==> flow/design.v <==
module atan
(
    input                       clk         ,
    input                       rst_n       ,
    input                       trig        ,
    output                      vld         ,
    input       signed  [16:0]  para_in     ,
    output  reg signed  [11:0]  atany            
);
reg                     run_latch   ;
reg             [3:0]   cnt         ;
reg     signed  [18:0]  tmp1        ;
reg     signed  [18:0]  tmp2        ;
wire    signed  [19:0]  y0          ;
reg     signed  [19:0]  xr          ;
reg     signed  [19:0]  yr          ;
reg     signed  [19:0]  x2          ;
reg     signed  [19:0]  y2          ;
always @(posedge clk or negedge rst_n)
begin
    if (!rst_n)
        run_latch <= 1'b0;
    else
    begin
        if (trig)
            run_latch <= 1'b1;
        else if (cnt == 4'd9)
            run_latch <= 1'b0;
    end
end
always @(posedge clk or negedge rst_n)
begin
    if (!rst_n)
        cnt <= 4'd0;
    else
    begin
        if (run_latch)
            cnt <= cnt + 4'd1;
        else
            cnt <= 4'd0;
    end
end
assign vld = (cnt == 4'd10);
assign y0 = para_in<<2;
always @(*)
begin
    if (run_latch)
    begin
        case(cnt)
            4'd0:
            begin
                tmp1 = y2>>>1;
                tmp2 = x2>>>1;
            end
            4'd1:
            begin
                tmp1 = y2>>>2;
                tmp2 = x2>>>2;
            end
            4'd2:
            begin
                tmp1 = y2>>>3;
                tmp2 = x2>>>3;
            end
            4'd3:
            begin
                tmp1 = y2>>>4;
                tmp2 = x2>>>4;
            end
            4'd4:
            begin
                tmp1 = y2>>>5;
                tmp2 = x2>>>5;
            end
            4'd5:
            begin
                tmp1 = y2>>>6;
                tmp2 = x2>>>6;
            end
            4'd6:
            begin
                tmp1 = y2>>>7;
                tmp2 = x2>>>7;
            end
            4'd7:
            begin
                tmp1 = y2>>>8;
                tmp2 = x2>>>8;
            end
            4'd8:
            begin
                tmp1 = y2>>>9;
                tmp2 = x2>>>9;
            end
            4'd9:
            begin
                tmp1 = y2>>>10;
                tmp2 = x2>>>10;
            end
            default:     
            begin
                tmp1 = 19'd0;
                tmp2 = 19'd0;
            end
        endcase
    end
    else
    begin
        tmp1 = 19'd0;
        tmp2 = 19'd0;
    end
end
always @(*)
begin
    if (run_latch)
    begin
        if ((x2[19] == y2[19]) | (x2 == 20'd0) | (y2 == 20'd0))
        begin
            xr = x2 + tmp1;
            yr = y2 - tmp2;
        end
        else
        begin
            xr = x2 - tmp1;
            yr = y2 + tmp2;
        end
    end
    else
    begin
        xr = 20'd0;
        yr = 20'd0;
    end
end
always @(posedge clk or negedge rst_n)
begin
    if (!rst_n)
    begin
        x2 <= 20'd0;
        y2 <= 20'd0;
    end
    else
    begin
        if (trig)
        begin
            if (~para_in[16]) 
            begin
                x2 <= 20'd1024 + y0;
                y2 <= y0 - 20'd1024;
            end
            else  
            begin
                x2 <= 20'd1024 - y0;
                y2 <= y0 + 20'd1024;
            end
        end
        else if (run_latch)
        begin
            x2 <= xr;
            y2 <= yr;
        end
    end
end
always @(posedge clk or negedge rst_n)
begin
    if (!rst_n)
        atany <= 12'd0;
    else 
    begin
        if (trig)
        begin
            if (~para_in[16]) 
                atany <= 12'd804;
            else 
                atany <= 12'd3292;
        end
        else if (run_latch)
        begin
            case (cnt)
                4'd0: 
                begin
                    if ((x2[19] == y2[19]) | (x2 == 20'd0) | (y2 == 20'd0))
                        atany <= atany + 12'd475;
                    else
                        atany <= atany - 12'd475;
                end
                4'd1: 
                begin
                    if ((x2[19] == y2[19]) | (x2 == 20'd0) | (y2 == 20'd0)) 
                        atany <= atany + 12'd251;
                    else
                        atany <= atany - 12'd251;
                end
                4'd2: 
                begin
                    if ((x2[19] == y2[19]) | (x2 == 20'd0) | (y2 == 20'd0)) 
                        atany <= atany + 12'd127;
                    else
                        atany <= atany - 12'd127;
                end
                4'd3: 
                begin
                    if ((x2[19] == y2[19]) | (x2 == 20'd0) | (y2 == 20'd0))
                        atany <= atany + 12'd64;
                    else
                        atany <= atany - 12'd64;
                end
                4'd4: 
                begin
                    if ((x2[19] == y2[19]) | (x2 == 20'd0) | (y2 == 20'd0))
                        atany <= atany + 12'd32;
                    else
                        atany <= atany - 12'd32;
                end
                4'd5: 
                begin
                    if ((x2[19] == y2[19]) | (x2 == 20'd0) | (y2 == 20'd0))
                        atany <= atany + 12'd16;
                    else
                        atany <= atany - 12'd16;
                end
                4'd6: 
                begin
                    if ((x2[19] == y2[19]) | (x2 == 20'd0) | (y2 == 20'd0))
                        atany <= atany + 12'd8;
                    else
                        atany <= atany - 12'd8;
                end
                4'd7: 
                begin
                    if ((x2[19] == y2[19]) | (x2 == 20'd0) | (y2 == 20'd0))
                        atany <= atany + 12'd4;
                    else
                        atany <= atany - 12'd4;
                end
                4'd8: 
                begin
                    if ((x2[19] == y2[19]) | (x2 == 20'd0) | (y2 == 20'd0))
                        atany <= atany + 12'd2;
                    else
                        atany <= atany - 12'd2;
                end
                4'd9: 
                begin
                    if ((x2[19] == y2[19]) | (x2 == 20'd0) | (y2 == 20'd0))
                        atany <= atany + 12'd1;
                    else
                        atany <= atany - 12'd1;
                end
            endcase
        end
    end
end
endmodule
From RTL to reports: atan
What the tools print for atan, step after step.
Line numbers count from 1 in the design file above.
Operators: Yosys type, input widths -> output width; for muxes data width and select width s.
Library cell names are shortened.
{"block": "inputs", "top": "atan", "clk_port": "clk", "lib": "sky130hd", "pvt_corner": "tt_025C_1v80"}

Word level
Counts by Yosys on the flattened word-level netlist (proc, flatten, opt, wreduce; memories kept). Register bits leave out memories and registers merged into their read ports (data or address). Print and check cells are left out. Cells with the same type and inputs are merged into one.
{"block": "word_totals", "register_bits": 57, "wordCells": 82, "in_bits": 20}
{"block": "classes", "reduce_logical": 7, "muxes": 29, "logic": 2, "n_eq": 11, "add_sub_neg": 28}
{"block": "ops", "operator": "$pmux 19 s10", "n": 2}
{"block": "ops", "operator": "$mux 20", "n": 8}
{"block": "ops", "operator": "$mux 12", "n": 13}
{"block": "ops", "operator": "$pmux 12 s10", "n": 1}
{"block": "ops", "operator": "$add 20x19->20", "n": 2}
{"block": "ops", "operator": "$sub 20x19->20", "n": 2}
{"block": "ops", "operator": "$logic_not 20->1", "n": 2}
{"block": "ops", "operator": "$mux 19", "n": 2}
{"block": "ops", "operator": "$add 12x7->12 const B", "n": 2}
{"block": "ops", "operator": "$sub 12x7->12 const B", "n": 2}
{"block": "ops", "operator": "$sub 12x19->20 const A", "n": 1}
{"block": "ops", "operator": "$add 19x12->20 const B", "n": 1}
{"block": "ops", "operator": "$sub 19x12->20 const B", "n": 1}
{"block": "ops", "operator": "$eq 4x3->1 const B", "n": 4}
{"block": "ops", "operator": "$add 12x1->12 const B", "n": 1}
{"block": "ops", "operator": "$sub 12x1->12 const B", "n": 1}
{"block": "ops", "operator": "$add 12x2->12 const B", "n": 1}
{"block": "ops", "operator": "$sub 12x2->12 const B", "n": 1}
{"block": "ops", "operator": "$add 12x3->12 const B", "n": 1}
{"block": "ops", "operator": "$sub 12x3->12 const B", "n": 1}
{"block": "ops", "operator": "$add 12x4->12 const B", "n": 1}
{"block": "ops", "operator": "$sub 12x4->12 const B", "n": 1}
{"block": "ops", "operator": "$add 12x5->12 const B", "n": 1}
{"block": "ops", "operator": "$sub 12x5->12 const B", "n": 1}
{"block": "ops", "operator": "$add 12x6->12 const B", "n": 1}
{"block": "ops", "operator": "$sub 12x6->12 const B", "n": 1}
{"block": "ops", "operator": "$add 12x8->12 const B", "n": 1}
{"block": "ops", "operator": "$sub 12x8->12 const B", "n": 1}
Other operator kinds: 14; their cells: 20.

Logic depth
Yosys ltp: most cells in a row. Word level: on the elaborated netlist, between registers, memories and ports. Mapped: between sequential cells and ports; inverters and the memories' decode and read muxes count.
{"block": "logic_depth", "depth_word": 7, "abc_area": 0, "mapped_depth": 25}

Netlist
Source: synth_stat.txt of the flow (Yosys; design flattened, memories mapped). It holds for the ABC_AREA given above (unset counts as 0); a run with the other value may have another netlist.
{"block": "mapped", "cell_count": 1393, "seq_area_um2": 1426.4, "ff_cells": 57, "yosys_area_um2": 10138.5}
{"block": "by_type", "type": "dfrtp_1", "n": 57, "area_total_um2": 1.43E+03}
{"block": "by_type", "type": "ha_1", "n": 69, "area_total_um2": 863.328}
{"block": "by_type", "type": "xnor2_1", "n": 68, "area_total_um2": 595.571}
{"block": "by_type", "type": "a21oi_1", "n": 117, "area_total_um2": 585.562}
{"block": "by_type", "type": "o21ai_0", "n": 102, "area_total_um2": 510.49}
{"block": "by_type", "type": "nand2_1", "n": 132, "area_total_um2": 495.475}
{"block": "by_type", "type": "nor2_1", "n": 99, "area_total_um2": 371.606}
{"block": "by_type", "type": "a22oi_1", "n": 45, "area_total_um2": 337.824}
{"block": "by_type", "type": "xor2_1", "n": 35, "area_total_um2": 306.544}
{"block": "by_type", "type": "mux2i_1", "n": 29, "area_total_um2": 290.278}
{"block": "by_type", "type": "clkbuf_1", "n": 67, "area_total_um2": 251.491}
{"block": "by_type", "type": "a21o_1", "n": 32, "area_total_um2": 240.23}
{"block": "by_type", "type": "nand3_1", "n": 41, "area_total_um2": 205.197}
{"block": "by_type", "type": "inv_1", "n": 49, "area_total_um2": 183.926}
{"block": "by_type", "type": "fa_1", "n": 9, "area_total_um2": 180.173}
{"block": "by_type", "type": "a211oi_1", "n": 20, "area_total_um2": 150.144}
{"block": "by_type", "type": "a221oi_1", "n": 16, "area_total_um2": 140.134}
{"block": "by_type", "type": "a222oi_1", "n": 14, "area_total_um2": 140.134}
Other cell types: 68; their cells: 392.

Path before layout
Path of least setup slack by OpenSTA after synthesis, without wires, with an ideal clock, recovery checks aside; 20% of the period is set as input and as output delay. Where synthesis merged equal registers, the netlist keeps one of their names.
{"block": "synth_timing", "kind": "register to register", "start": "reg cnt[0]", "end": "reg x2[18]", "path_stages": 25, "path_delay_ps": 5367, "setup_time_ps": 130, "setup_slack_ps": 633, "tclk_ps": 6000, "arrival_time_ps": 5237, "period_less_setup_slack_ps": 5367}
"path_delay_ps" = arrival - input delay + setup time.
"path_stages" counts driving pins, that of a launching flip-flop among them; a cell with two outputs on the path counts twice.
"period_less_setup_slack_ps" is the clock period less the worst setup slack; recovery checks do not enter. This is arithmetic on one report: input and output delays are still those of the set period (20% each).
The rows between start and end are the longest chain of elaborated cells between them; the timing report does not say that the signal goes this way. Where chains are equally long, one stands for them.
A line is the first line of the expression or statement that the cell stems from. Yosys adds cells for indexed reads and writes and turns some case tables into memories.
A register here has more assigning lines than the two given.
{"block": "synth_between", "cell_sequence": "dfrtp_1 > ha_1 > buf_2 > nor4_1 > o22ai_1 > nand2_1 > clkbuf_1 > buf_1 > nor2_1 > inv_1 > ha_1 > clkbuf_1 > nand3_1 > o21ai_0 > xnor2_1 > o21ai_0 > ha_1 > or3_1 > o21ai_0 > a2111oi_0 > o32a_1 > a221o_1 > a41oi_1 > xor2_1 > o21ai_0", "elab_chain_cells": 7, "cone_cells": 17, "classes_between": "add/sub (2); eq/ne (9); mux (5); reduce/logical (1)"}
{"block": "synth_lines", "item": "start, declared", "line_no": 11, "rtl": "reg             [3:0]   cnt         ;"}
{"block": "synth_lines", "item": "start, assigned", "line_no": 34, "rtl": "cnt <= 4'd0;"}
{"block": "synth_lines", "item": "start, assigned", "line_no": 38, "rtl": "cnt <= cnt + 4'd1;"}
{"block": "synth_lines", "item": "$eq 4x4->1", "line_no": 49, "rtl": "case(cnt)"}
{"block": "synth_lines", "item": "$pmux 19 s10", "line_no": 49}
{"block": "synth_lines", "item": "$mux 19", "line_no": 47, "rtl": "if (run_latch)"}
{"block": "synth_lines", "item": "$sub 20x19->20", "line_no": 124, "rtl": "xr = x2 - tmp1;"}
{"block": "synth_lines", "item": "$mux 20", "line_no": 117, "rtl": "if ((x2[19] == y2[19]) | (x2 == 20'd0) | (y2 == 20'd0))"}
{"block": "synth_lines", "item": "$mux 20", "line_no": 156, "rtl": "else if (run_latch)"}
{"block": "synth_lines", "item": "$mux 20", "line_no": 143, "rtl": "if (trig)"}
{"block": "synth_lines", "item": "end, assigned", "line_no": 147, "rtl": "x2 <= 20'd1024 + y0;"}
{"block": "synth_lines", "item": "end, assigned", "line_no": 152, "rtl": "x2 <= 20'd1024 - y0;"}
{"block": "synth_lines", "item": "end, declared", "line_no": 17, "rtl": "reg     signed  [19:0]  x2          ;"}

Worst path after layout
Path of least setup slack in the final report of record 1 (OpenROAD, finished layout, wires in). Where an end is a register, its clock arrival counts in the times.
The report prints the path's times to 10 ps; the period is as set.
{"block": "layout_timing", "kind": "register to register", "start": "reg cnt[0]", "end": "reg x2[19]", "setup_time_ps": 70, "tclk_ps": 4320, "arrival_time_ps": 4970, "path_stages": 21, "setup_slack_ps": -360}
The rows between start and end are the longest chain of elaborated cells between them; the timing report does not say that the signal goes this way. Where chains are equally long, one stands for them.
A register here has more assigning lines than the two given.
{"block": "layout_between", "cell_sequence": "dfrtp_2 > buf_6 > ha_4 > a222oi_1 > buf_4 > buf_4 > buf_4 > a32oi_1 > a21oi_2 > nand3_2 > o31a_1 > o31ai_2 > xnor2_1 > ha_1 > and3_4 > and4_1 > a21o_1 > o221a_4 > a31o_4 > or4b_1 > nand3_1", "elab_chain_cells": 7, "cone_cells": 17, "classes_between": "add/sub (2); eq/ne (9); mux (5); reduce/logical (1)"}
{"block": "layout_lines", "item": "start, declared", "line_no": 11, "rtl": "reg             [3:0]   cnt         ;"}
{"block": "layout_lines", "item": "start, assigned", "line_no": 34, "rtl": "cnt <= 4'd0;"}
{"block": "layout_lines", "item": "start, assigned", "line_no": 38, "rtl": "cnt <= cnt + 4'd1;"}
{"block": "layout_lines", "item": "$eq 4x4->1", "line_no": 49, "rtl": "case(cnt)"}
{"block": "layout_lines", "item": "$pmux 19 s10", "line_no": 49}
{"block": "layout_lines", "item": "$mux 19", "line_no": 47, "rtl": "if (run_latch)"}
{"block": "layout_lines", "item": "$sub 20x19->20", "line_no": 124, "rtl": "xr = x2 - tmp1;"}
{"block": "layout_lines", "item": "$mux 20", "line_no": 117, "rtl": "if ((x2[19] == y2[19]) | (x2 == 20'd0) | (y2 == 20'd0))"}
{"block": "layout_lines", "item": "$mux 20", "line_no": 156, "rtl": "else if (run_latch)"}
{"block": "layout_lines", "item": "$mux 20", "line_no": 143, "rtl": "if (trig)"}
{"block": "layout_lines", "item": "end, assigned", "line_no": 147, "rtl": "x2 <= 20'd1024 + y0;"}
{"block": "layout_lines", "item": "end, assigned", "line_no": 152, "rtl": "x2 <= 20'd1024 - y0;"}
{"block": "layout_lines", "item": "end, declared", "line_no": 17, "rtl": "reg     signed  [19:0]  x2          ;"}

FLOW RESULTS
============

Measured data: module atan, platform sky130hd, 3 stored runs of the flow under differing settings, order arbitrary. Input and output delays are each 20% of the period that was set; the output load is 0.01 pF.
"worstPathTime_ps": the worst setup path's part of the clock period (all of it between registers, 20% less for each end at a port) less its slack. A launch clock that arrives late makes it longer, a capture clock that arrives late makes it shorter.
"worstPathTime_ps" is known to 10 ps.

{"run": "record 1", "settings": { "CAP_MARGIN": 20, "CELL_PAD_IN_SITES_DETAIL_PLACEMENT": 0, "CELL_PAD_IN_SITES_GLOBAL_PLACEMENT": 0, "CORE_UTILIZATION": 39, "CTS_CLUSTER_SIZE": 42, "MAX_ROUTING_LAYER": "met5", "SETUP_SLACK_MARGIN": 0.23, "TNS_END_PERCENT": 70, "period_ns": 4.32, "CORE_MARGIN": 2, "SLEW_MARGIN": 20 }, "results": { "final_die_area_um2": 27302.6, "layout_utilization_pct": 56.5, "worstPathTime_ps": 4680, "critical_path_type": "register to register", "synthArea_um2": 10138.5, "worstSetupSlack_ps": -364 }}
{"run": "record 2", "settings": { "CAP_MARGIN": 5, "CELL_PAD_IN_SITES_DETAIL_PLACEMENT": 1, "CELL_PAD_IN_SITES_GLOBAL_PLACEMENT": 3, "CORE_UTILIZATION": 39, "CTS_CLUSTER_SIZE": 42, "MAX_ROUTING_LAYER": "met4", "SETUP_SLACK_MARGIN": 0.23, "period_ns": 3.72, "CORE_MARGIN": 2, "SLEW_MARGIN": 20 }, "results": { "final_die_area_um2": 27302.6, "layout_utilization_pct": 63.5, "worstPathTime_ps": 5050, "critical_path_type": "register to register", "synthArea_um2": 10138.5, "worstSetupSlack_ps": -1328 }}
{"run": "record 3", "settings": { "CORE_UTILIZATION": 57, "period_ns": 5.7, "CAP_MARGIN": 20, "CORE_MARGIN": 2, "SLEW_MARGIN": 20 }, "results": { "final_die_area_um2": 18869.1, "layout_utilization_pct": 62.5, "worstPathTime_ps": 5300, "critical_path_type": "register to register", "synthArea_um2": 10138.5, "worstSetupSlack_ps": 402 }}
